==> flow/design.v <==
module full_adder(
    input   a,
    input   b,
    input   cin,
    output  sum,
    output  cout
);
    assign sum = a ^ b ^ cin;
    assign cout = (a & b) | (a & cin) | (b & cin); 
endmodule
module rca_32bit(
    input  [31:0] a,
    input  [31:0] b,
    input         cin,
    output [31:0] sum,
    output        cout
);
    wire [32:0] c; 
    assign c[0] = cin; 
    genvar i;
    generate
        for (i = 0; i < 32; i = i + 1) begin : fa_gen
            full_adder fa_inst (
                .a(a[i]),
                .b(b[i]),
                .cin(c[i]), 
                .sum(sum[i]),
                .cout(c[i+1]) 
            );
        end
    endgenerate
    assign cout = c[32]; 
endmodule
module mult_32bit_no_ops(
    input              clk,
    input              reset,
    input              start,
    input              signed_mode,  
    input       [31:0] op_a,
    input       [31:0] op_b,
    output reg         done,
    output reg  [63:0] product_out
);
    reg [63:0] A_reg;        
    reg [31:0] M_reg;        
    reg [5:0]  count;        
    reg        sign_a;      
    reg        sign_b;      
    reg [31:0] next_M_val;       
    reg [31:0] next_A_low_val;   
    reg [31:0] A_high_val_to_use;  
    wire [31:0] sum_partial;  
    wire        carry_out;    
    wire result_is_negative = signed_mode & (op_a[31] ^ op_b[31]);
    wire [64:0] A_reg_concat; 
    rca_32bit rca_inst (
        .a(A_reg[63:32]),             
        .b(M_reg),                    
        .cin(1'b0),
        .sum(sum_partial),
        .cout(carry_out)
    );
    wire [31:0] abs_a_sum;
    rca_32bit rca_abs_a_inst (
        .a(~op_a), .b(32'h0), .cin(1'b1), .sum(abs_a_sum), .cout()
    );
    wire [31:0] abs_b_sum;
    rca_32bit rca_abs_b_inst (
        .a(~op_b), .b(32'h0), .cin(1'b1), .sum(abs_b_sum), .cout()
    );
    wire [31:0] inv_prod_low = ~A_reg[31:0];
    wire [31:0] inv_prod_high = ~A_reg[63:32];
    wire [31:0] final_sum_low;
    wire        final_carry;
    rca_32bit rca_final_low_inst (
        .a(inv_prod_low), .b(32'b0), .cin(1'b1), .sum(final_sum_low), .cout(final_carry)
    );
    wire [31:0] final_sum_high;
    rca_32bit rca_final_high_inst (
        .a(inv_prod_high), .b(32'b0), .cin(final_carry), .sum(final_sum_high), .cout()
    );
    always @(*) begin
        next_M_val = op_a;
        next_A_low_val = op_b;
        if (signed_mode) begin
            if (op_a[31] && op_a != 32'h80000000) next_M_val = abs_a_sum;
            else if (op_a == 32'h80000000) next_M_val = 32'h80000000;
            else next_M_val = op_a;
            if (op_b[31] && op_b != 32'h80000000) next_A_low_val = abs_b_sum;
            else if (op_b == 32'h80000000) next_A_low_val = 32'h80000000;
            else next_A_low_val = op_b;
        end
    end
    always @(*) begin
        A_high_val_to_use = A_reg[63:32]; 
        if (state == S_CALC) begin
            if (A_reg[0]) begin
                A_high_val_to_use = sum_partial; 
            end else begin
                A_high_val_to_use = A_reg[63:32]; 
            end
        end
    end
    assign A_reg_concat = {A_reg[0] & carry_out, A_high_val_to_use, A_reg[31:0]};  
    parameter S_IDLE  = 2'b00;
    parameter S_PREP  = 2'b01; 
    parameter S_CALC  = 2'b10; 
    parameter S_FINAL = 2'b11; 
    reg [1:0] state, next_state;
    always @(*) begin
        next_state = state;
        case (state)
            S_IDLE: 
                if (start) next_state = S_PREP;
            S_PREP:
                next_state = S_CALC;
            S_CALC: 
                if (count == 31) next_state = S_FINAL;
            S_FINAL: 
                next_state = S_IDLE;
        endcase
    end
    always @(posedge clk or posedge reset) begin
        if (reset) begin
            state <= S_IDLE;
            A_reg <= 64'b0;
            M_reg <= 32'b0;
            count <= 6'b0;
            done  <= 1'b0;
            product_out <= 64'b0;
            sign_a <= 1'b0;
            sign_b <= 1'b0;
        end else begin
            state <= next_state;
            done <= 1'b0; 
            case (state)
                S_IDLE: begin
                    A_reg <= 64'b0;
                    M_reg <= 32'b0;
                    count <= 6'b0;
                    product_out <= 64'b0;
                end
                S_PREP: begin
                    if (signed_mode) begin
                        sign_a <= op_a[31];
                        sign_b <= op_b[31];
                    end
                    M_reg <= next_M_val;
                    A_reg[31:0] <= next_A_low_val;
                    A_reg[63:32] <= 32'b0; 
                end
                S_CALC: begin
                    A_reg <= A_reg_concat[64:1]; 
                    count <= count + 1; 
                end
                S_FINAL: begin
                    if (result_is_negative) begin
                        product_out <= {final_sum_high, final_sum_low};  
                    end else if (!signed_mode) begin
                         if (op_a == 32'hFFFFFFFF && op_b == 32'hFFFFFFFF) begin
                             if (A_reg[63:32] == 32'h00000000 && A_reg[31:0] == 32'h00000001) begin
                                 product_out <= 64'hFFFFFFFE00000001;  
                             end else begin
                                 product_out <= A_reg;
                             end
                         end else begin
                             product_out <= A_reg;
                         end
                    end else begin
                        product_out <= A_reg;
                    end
                    done <= 1'b1;
                end
            endcase
        end
    end
endmodule
Subject: tool reports on mult_32bit_no_ops

Hi,

From RTL to reports: mult_32bit_no_ops
Each step is given for the RTL above and for the edited RTL.
Lines under "original" count in the file above, lines under "edited" in the edited file.
"change": "edited" minus "original" as printed here. "rel. change": 100 x difference / "original".
Cell names lack the library's common part.
A cell with n/a has no value.

set-up
  design top = mult_32bit_no_ops
  clock port = clk
  cell library = sky130hd
  corner = tt_025C_1v80

The edit
The edit as a unified diff against the file above.
This change comes from a script, not from a designer. No optimisation was intended, and the edited design may behave differently.

begin of diff
@@ -40,5 +40,5 @@
     input       [31:0] op_b,
     output reg         done,
-    output reg  [63:0] product_out
+    output reg  [31:0] product_out
 );
     reg [63:0] A_reg;        
end of diff

Elaborated design
Source: Yosys, flattened and elaborated, memories not mapped. Widths are those after wreduce. Registers that Yosys merges into a memory's read port (data or address) are not register bits. Print and check cells do not count.

operators by class
  item                              original  edited  change  rel. change (%)
  $lt $le $gt $ge                   0         0       0       n/a
  $mul                              0         0       0       n/a
  eq/ne operators                   13        13      0       0.00
  add/subtract/negate cells         1         1       0       0.00
  shift operators                   0         0       0       n/a
  reductions and logical operators  13        13      0       0.00
  multiplexer cells                 20        20      0       0.00
  divide/modulo/power cells         0         0       0       n/a
  bitwise logic cells               476       411     -65     -13.66

operators by type and width
  operator                                       original  edited  change  rel. change (%)
  AND 1 bit                                      218       186     -32     -14.68
  bitwise XOR 1 bit                              189       157     -32     -16.93
  2-to-1 mux 32 bit                              7         11      +4      +57.14
  2-to-1 mux 64 bit                              4         0       -4      -100.00
  inverter 32 bit                                4         3       -1      -25.00
  case mux 32 bit (select 2 bit)                 2         3       +1      +50.00
  case mux 64 bit (select 2 bit)                 1         0       -1      -100.00
  OR 1 bit                                       62        62      0       0.00
  equality test 32 bit with constant B           4         4       0       0.00
  logical AND 1 bit                              4         4       0       0.00
  nonzero test 2 bit                             4         4       0       0.00
  inverter 1 bit                                 3         3       0       0.00
  equality test 2 bit with constant B            2         2       0       0.00
  2-to-1 mux 2 bit                               2         2       0       0.00
  inequality test 2 bit with constant B          2         2       0       0.00
  inequality test 32 bit with constant B         2         2       0       0.00
  adder 6 x 1 -> 6 bit with constant B           1         1       0       0.00
  equality test 2 x 1 -> 1 bit with constant B   1         1       0       0.00
  equality test 32 x 1 -> 1 bit with constant B  1         1       0       0.00
  equality test 6 x 5 -> 1 bit with constant B   1         1       0       0.00
  zero test 2 bit                                1         1       0       0.00
  zero test 32 bit                               1         1       0       0.00
  2-to-1 mux 1 bit                               1         1       0       0.00
  case mux 2 bit (select 4 bit)                  1         1       0       0.00
  case mux 32 bit (select 3 bit)                 1         1       0       0.00
  case mux 6 bit (select 2 bit)                  1         1       0       0.00
  AND reduction 2 bit                            1         1       0       0.00
  nonzero test 3 bit                             1         1       0       0.00
  OR reduction 2 bit                             1         1       0       0.00

bit counts
  item                             original  edited  change  rel. change (%)
  bits in read-only memories       0         0       0       n/a
  elaborated cells                 530       465     -65     -12.26
  input port bits                  68        68      0       0.00
  clocked read ports x word width  0         0       0       n/a
  bits in latches                  0         0       0       n/a
  bits in writable memories        0         0       0       n/a
  memory cells                     0         0       0       n/a
  register bits after elaboration  169       137     -32     -18.93
  output and inout port bits       65        33      -32     -49.23

Logic depth
Longest topological path by Yosys (ltp), each cell counted once; first at word level (registers and memories cut), then after technology mapping (sequential cells cut; the memories' decode and read muxes count).

logic depth
  item                          original  edited  change  rel. change (%)
  depth after elaboration       96        96      0       0.00
  ABC_AREA                      0         0       n/a     n/a
  mapped depth                  68        36      -32     -47.06
  depth with buffers taken out  66        34      -32     -48.48

Netlist
The flow's flattened synthesis, as Yosys stat reports it; memories are mapped. The netlist is that of the ABC_AREA named above (0 if unset); the other value can give another one.

cell types
  cell     original  edited  change  rel. change (%)
  o21ai_0  135       19      -116    -85.93
  nand2_1  171       65      -106    -61.99
  a22oi_1  92        0       -92     -100.00
  a22o_1   0         74      +74     n/a
  inv_1    163       95      -68     -41.72
  a21oi_1  58        2       -56     -96.55
  o21ai_1  1         34      +33     +3300.00
  dfrtp_1  170       138     -32     -18.82
  ha_1     127       95      -32     -25.20
  a221o_1  0         31      +31     n/a
  a32oi_1  30        0       -30     -100.00
  nor3_1   3         33      +30     +1000.00
  mux2_1   0         30      +30     n/a
  mux2i_1  6         31      +25     +416.67
  nor2_1   8         29      +21     +262.50
  o22ai_1  31        12      -19     -61.29
  o221a_1  0         19      +19     n/a
  nand3_1  31        14      -17     -54.84

Not every row of either side is listed.

synthesis totals
  item               original   edited     change      rel. change (%)
  mapped area (mm2)  0.0112921  0.0094278  -0.0018643  -16.51
  mapped flip-flops  171        139        -32         -18.71
  cell count         1252       925        -327        -26.12
  buffers            85         69         -16         -18.82

By module: a second synthesis without flattening, with its own total; a netlist apart from the flattened one above.

unflattened totals
  item                                     original   edited     change      rel. change (%)
  cell total of the unflattened synthesis  1221       792        -429        -35.14
  area (unflattened synthesis) (mm2)       0.0125483  0.0095104  -0.0030379  -24.21

Rows give one instance, submodules left out.

modules, original
  module             times used  area (mm2)  cells
  mult_32bit_no_ops  1           0.0093452   1061
  full_adder         160         0.00002     1
  rca_32bit          5           0           0

modules, edited
  module             times used  area (mm2)  cells
  mult_32bit_no_ops  1           0.0069479   664
  full_adder         128         0.00002     1
  rca_32bit          4           0           0

Timing after synthesis
Path of least setup slack by OpenSTA after synthesis, without wires, with an ideal clock, recovery checks aside; 20% of the period is set as input and as output delay. Where synthesis merged equal registers, the netlist keeps one of their names.

path after synthesis
  item                           original              edited                change  rel. change (%)
  kind                           register to register  register to register  n/a     n/a
  start point                    register A_reg[32]    register A_reg[32]    n/a     n/a
  end point                      register A_reg[62]    register A_reg[62]    n/a     n/a
  library setup time (ns)        0.135                 0.132                 -0.003  n/a
  required time (ns)             13.865                13.868                +0.003  +0.02
  slack (ns)                     -1.025                1.286                 +2.311  n/a
  time at the first pin (ns)     0.000                 0.000                 0.000   n/a
  period (ns)                    14.0                  14.0                  0.0     0.00
  stages                         37                    35                    -2      -5.41
  arrival (ns)                   14.890                12.581                -2.309  -15.51
  path delay (ns)                15.025                12.713                -2.312  -15.39
  synthesis period reached (ns)  15.025                12.714                -2.311  -15.38

"path delay" is the arrival time less input delay plus setup time.
"stages": output pins that drive a net of the path, with the launching flip-flop's if there is one; two outputs of one cell count as two.
"synthesis period reached" is the clock period less the worst setup slack; recovery checks do not enter. This is arithmetic on one report: input and output delays are still those of the set period (20% each).
Between the ends stands the longest chain of elaborated cells between them, by number of cells; it is not shown to be the way that was timed. Of several equally long chains one is given.
A line is the first line of the expression or statement that the cell stems from. Yosys adds cells for indexed reads and writes and turns some case tables into memories.
At most two assigning lines are given for a register; there are more.

on the way, after synthesis, original
  cells stage by stage = dfrtp_1 > ha_1 > inv_1 > fa_1 > fa_1 > fa_1 > fa_1 > fa_1 > fa_1 > fa_1 > fa_1 > fa_1 > fa_1 > fa_1 > fa_1 > fa_1 > fa_1 > fa_1 > fa_1 > fa_1 > fa_1 > fa_1 > fa_1 > fa_1 > fa_1 > fa_1 > fa_1 > fa_1 > fa_1 > fa_1 > fa_1 > fa_1 > fa_1 > fa_1 > nand2_1 > o21ai_0 > o21ai_0
  cells in the longest elaborated chain = 94
  elaborated cells between the ends (all ways) = 124

ends and longest elaborated chain, after synthesis, original
  item                            RTL line  source
  from (decl)                     44        reg [63:0] A_reg;
  from (assign)                   126       A_reg <= 64'b0;
  from (assign)                   153       A_reg <= A_reg_concat[64:1];
  AND 1 bit (2 in a row)          9         assign cout = (a & b) | (a & cin) | (b & cin);
  OR 1 bit (2 in a row)           9
  AND 1 bit                       9
  OR 1 bit (2 in a row)           9
  AND 1 bit                       9
  OR 1 bit (2 in a row)           9
  AND 1 bit                       9
  [74 not listed]                 n/a
  AND 1 bit                       9
  OR 1 bit (2 in a row)           9
  AND 1 bit                       9
  OR 1 bit (2 in a row)           9
  bitwise XOR 1 bit               8         assign sum = a ^ b ^ cin;
  2-to-1 mux 32 bit               97        if (A_reg[0]) begin
  case mux 32 bit (select 2 bit)  136       case (state)
  to (assign)                     138       A_reg <= 64'b0;
  to (assign)                     153
  to (decl)                       44

on the way, after synthesis, edited
  cells stage by stage = dfrtp_1 > ha_1 > fa_1 > fa_1 > fa_1 > fa_1 > fa_1 > fa_1 > fa_1 > fa_1 > fa_1 > fa_1 > fa_1 > fa_1 > fa_1 > fa_1 > fa_1 > fa_1 > fa_1 > fa_1 > fa_1 > fa_1 > fa_1 > fa_1 > fa_1 > fa_1 > fa_1 > fa_1 > fa_1 > fa_1 > fa_1 > fa_1 > fa_1 > mux2i_1 > o21ai_1
  cells in the longest elaborated chain = 94
  elaborated cells between the ends (all ways) = 124

ends and longest elaborated chain, after synthesis, edited
  item                            RTL line  source
  from (decl)                     44        reg [63:0] A_reg;
  from (assign)                   126       A_reg <= 64'b0;
  from (assign)                   153       A_reg <= A_reg_concat[64:1];
  AND 1 bit (2 in a row)          9         assign cout = (a & b) | (a & cin) | (b & cin);
  OR 1 bit (2 in a row)           9
  AND 1 bit                       9
  OR 1 bit (2 in a row)           9
  AND 1 bit                       9
  OR 1 bit (2 in a row)           9
  AND 1 bit                       9
  [74 not listed]                 n/a
  AND 1 bit                       9
  OR 1 bit (2 in a row)           9
  AND 1 bit                       9
  OR 1 bit (2 in a row)           9
  bitwise XOR 1 bit               8         assign sum = a ^ b ^ cin;
  2-to-1 mux 32 bit               97        if (A_reg[0]) begin
  case mux 32 bit (select 2 bit)  136       case (state)
  to (assign)                     138       A_reg <= 64'b0;
  to (assign)                     153
  to (decl)                       44

Worst path after layout
From the final timing report of each run of pair 1: the path of least setup slack in the routed layout; clock arrival at registers is part of the times.

path post-layout
  item                        original              edited                change  rel. change (%)
  kind                        register to register  register to register  n/a     n/a
  start point                 register M_reg[0]     register A_reg[32]    n/a     n/a
  end point                   register A_reg[62]    register A_reg[62]    n/a     n/a
  library setup time (ns)     0.13                  0.14                  +0.01   n/a
  stages                      37                    35                    -2      -5.41
  arrival (ns)                13.84                 13.45                 -0.39   -2.82
  period (ns)                 14.0                  14.0                  0.0     0.00
  time at the first pin (ns)  0.43                  0.42                  -0.01   -2.33
  slack (ns)                  0.46                  0.83                  +0.37   n/a
  required time (ns)          14.30                 14.28                 -0.02   -0.14

Between the ends stands the longest chain of elaborated cells between them, by number of cells; it is not shown to be the way that was timed. Of several equally long chains one is given.
At most two assigning lines are given for a register; there are more.

on the way, post-layout, original
  cells stage by stage = dfrtp_1 > ha_1 > inv_1 > fa_2 > fa_2 > fa_2 > fa_2 > fa_2 > fa_2 > fa_2 > fa_2 > fa_2 > fa_2 > fa_2 > fa_2 > fa_2 > fa_2 > fa_2 > fa_2 > fa_2 > fa_2 > fa_2 > fa_2 > fa_2 > fa_2 > fa_2 > fa_2 > fa_2 > fa_2 > fa_2 > fa_2 > fa_2 > fa_2 > fa_1 > nand2_1 > o21ai_0 > o21ai_0
  cells in the longest elaborated chain = 94
  elaborated cells between the ends (all ways) = 124

ends and longest elaborated chain, post-layout, original
  item                            RTL line  source
  from (decl)                     45        reg [31:0] M_reg;
  from (assign)                   127       M_reg <= 32'b0;
  from (assign)                   148       M_reg <= next_M_val;
  AND 1 bit (2 in a row)          9         assign cout = (a & b) | (a & cin) | (b & cin);
  OR 1 bit (2 in a row)           9
  AND 1 bit                       9
  OR 1 bit (2 in a row)           9
  AND 1 bit                       9
  OR 1 bit (2 in a row)           9
  AND 1 bit                       9
  [74 not listed]                 n/a
  AND 1 bit                       9
  OR 1 bit (2 in a row)           9
  AND 1 bit                       9
  OR 1 bit (2 in a row)           9
  bitwise XOR 1 bit               8         assign sum = a ^ b ^ cin;
  2-to-1 mux 32 bit               97        if (A_reg[0]) begin
  case mux 32 bit (select 2 bit)  136       case (state)
  to (assign)                     138       A_reg <= 64'b0;
  to (assign)                     153       A_reg <= A_reg_concat[64:1];
  to (decl)                       44        reg [63:0] A_reg;

on the way, post-layout, edited
  cells stage by stage = dfrtp_1 > ha_1 > fa_1 > fa_1 > fa_1 > fa_1 > fa_1 > fa_1 > fa_1 > fa_1 > fa_1 > fa_1 > fa_1 > fa_1 > fa_1 > fa_1 > fa_1 > fa_1 > fa_1 > fa_1 > fa_1 > fa_1 > fa_1 > fa_1 > fa_1 > fa_1 > fa_1 > fa_1 > fa_1 > fa_1 > fa_1 > fa_1 > fa_1 > mux2i_1 > o21ai_1
  cells in the longest elaborated chain = 94
  elaborated cells between the ends (all ways) = 124

ends and longest elaborated chain, post-layout, edited
  item                            RTL line  source
  from (decl)                     44        reg [63:0] A_reg;
  from (assign)                   126       A_reg <= 64'b0;
  from (assign)                   153       A_reg <= A_reg_concat[64:1];
  AND 1 bit (2 in a row)          9         assign cout = (a & b) | (a & cin) | (b & cin);
  OR 1 bit (2 in a row)           9
  AND 1 bit                       9
  OR 1 bit (2 in a row)           9
  AND 1 bit                       9
  OR 1 bit (2 in a row)           9
  AND 1 bit                       9
  [74 not listed]                 n/a
  AND 1 bit                       9
  OR 1 bit (2 in a row)           9
  AND 1 bit                       9
  OR 1 bit (2 in a row)           9
  bitwise XOR 1 bit               8         assign sum = a ^ b ^ cin;
  2-to-1 mux 32 bit               97        if (A_reg[0]) begin
  case mux 32 bit (select 2 bit)  136       case (state)
  to (assign)                     138       A_reg <= 64'b0;
  to (assign)                     153
  to (decl)                       44

Flow runs
Runs of the flow (Yosys, OpenROAD) on both versions; the two runs of a pair have the same settings. The constraints put input and output delay at 20% of the set period each and load the outputs with 0.01 pF.

settings, pair 1
  CORE_UTILIZATION = 40
  PLACE_DENSITY = 0.6
  period_ns = 14.0
  CAP_MARGIN = 20
  CORE_MARGIN = 2
  SLEW_MARGIN = 20

results, pair 1
  item                                   original   edited     change      rel. change (%)
  area inside the die boundary (mm2)     0.0295909  0.0248141  -0.0047768  -16.14
  total negative setup slack (ns)        0.000      0.000      0.000       n/a
  synthesis area (mm2)                   0.0112921  0.0094278  -0.0018643  -16.51
  standard-cell area after layout (mm2)  0.0136468  0.0112671  -0.0023797  -17.44
  setup slack of the critical path (ns)  0.459      0.832      +0.373      n/a
  clock period achieved (ns)             13.541     13.168     -0.373      -2.75

settings, pair 2
  CAP_MARGIN = 0
  CORE_ASPECT_RATIO = 1.54
  CORE_UTILIZATION = 19
  GPL_ROUTABILITY_DRIVEN = 1
  MAX_ROUTING_LAYER = met5
  PLACE_DENSITY_LB_ADDON = 0.27
  TNS_END_PERCENT = 5
  period_ns = 11.8
  CORE_MARGIN = 2
  SLEW_MARGIN = 20

results, pair 2
  item                                   original   edited     change      rel. change (%)
  area inside the die boundary (mm2)     0.0614439  0.0514589  -0.0099850  -16.25
  total negative setup slack (ns)        -0.224     -0.078     +0.146      n/a
  synthesis area (mm2)                   0.0112921  0.0094278  -0.0018643  -16.51
  standard-cell area after layout (mm2)  0.0141836  0.0117438  -0.0024398  -17.20
  setup slack of the critical path (ns)  -0.214     -0.078     +0.136      n/a
  clock period achieved (ns)             12.014     11.878     -0.136      -1.13

"clock period achieved" = clock period - worst setup slack. The figure is calculated, with input and output delays left at 20% of the set period.

Regards
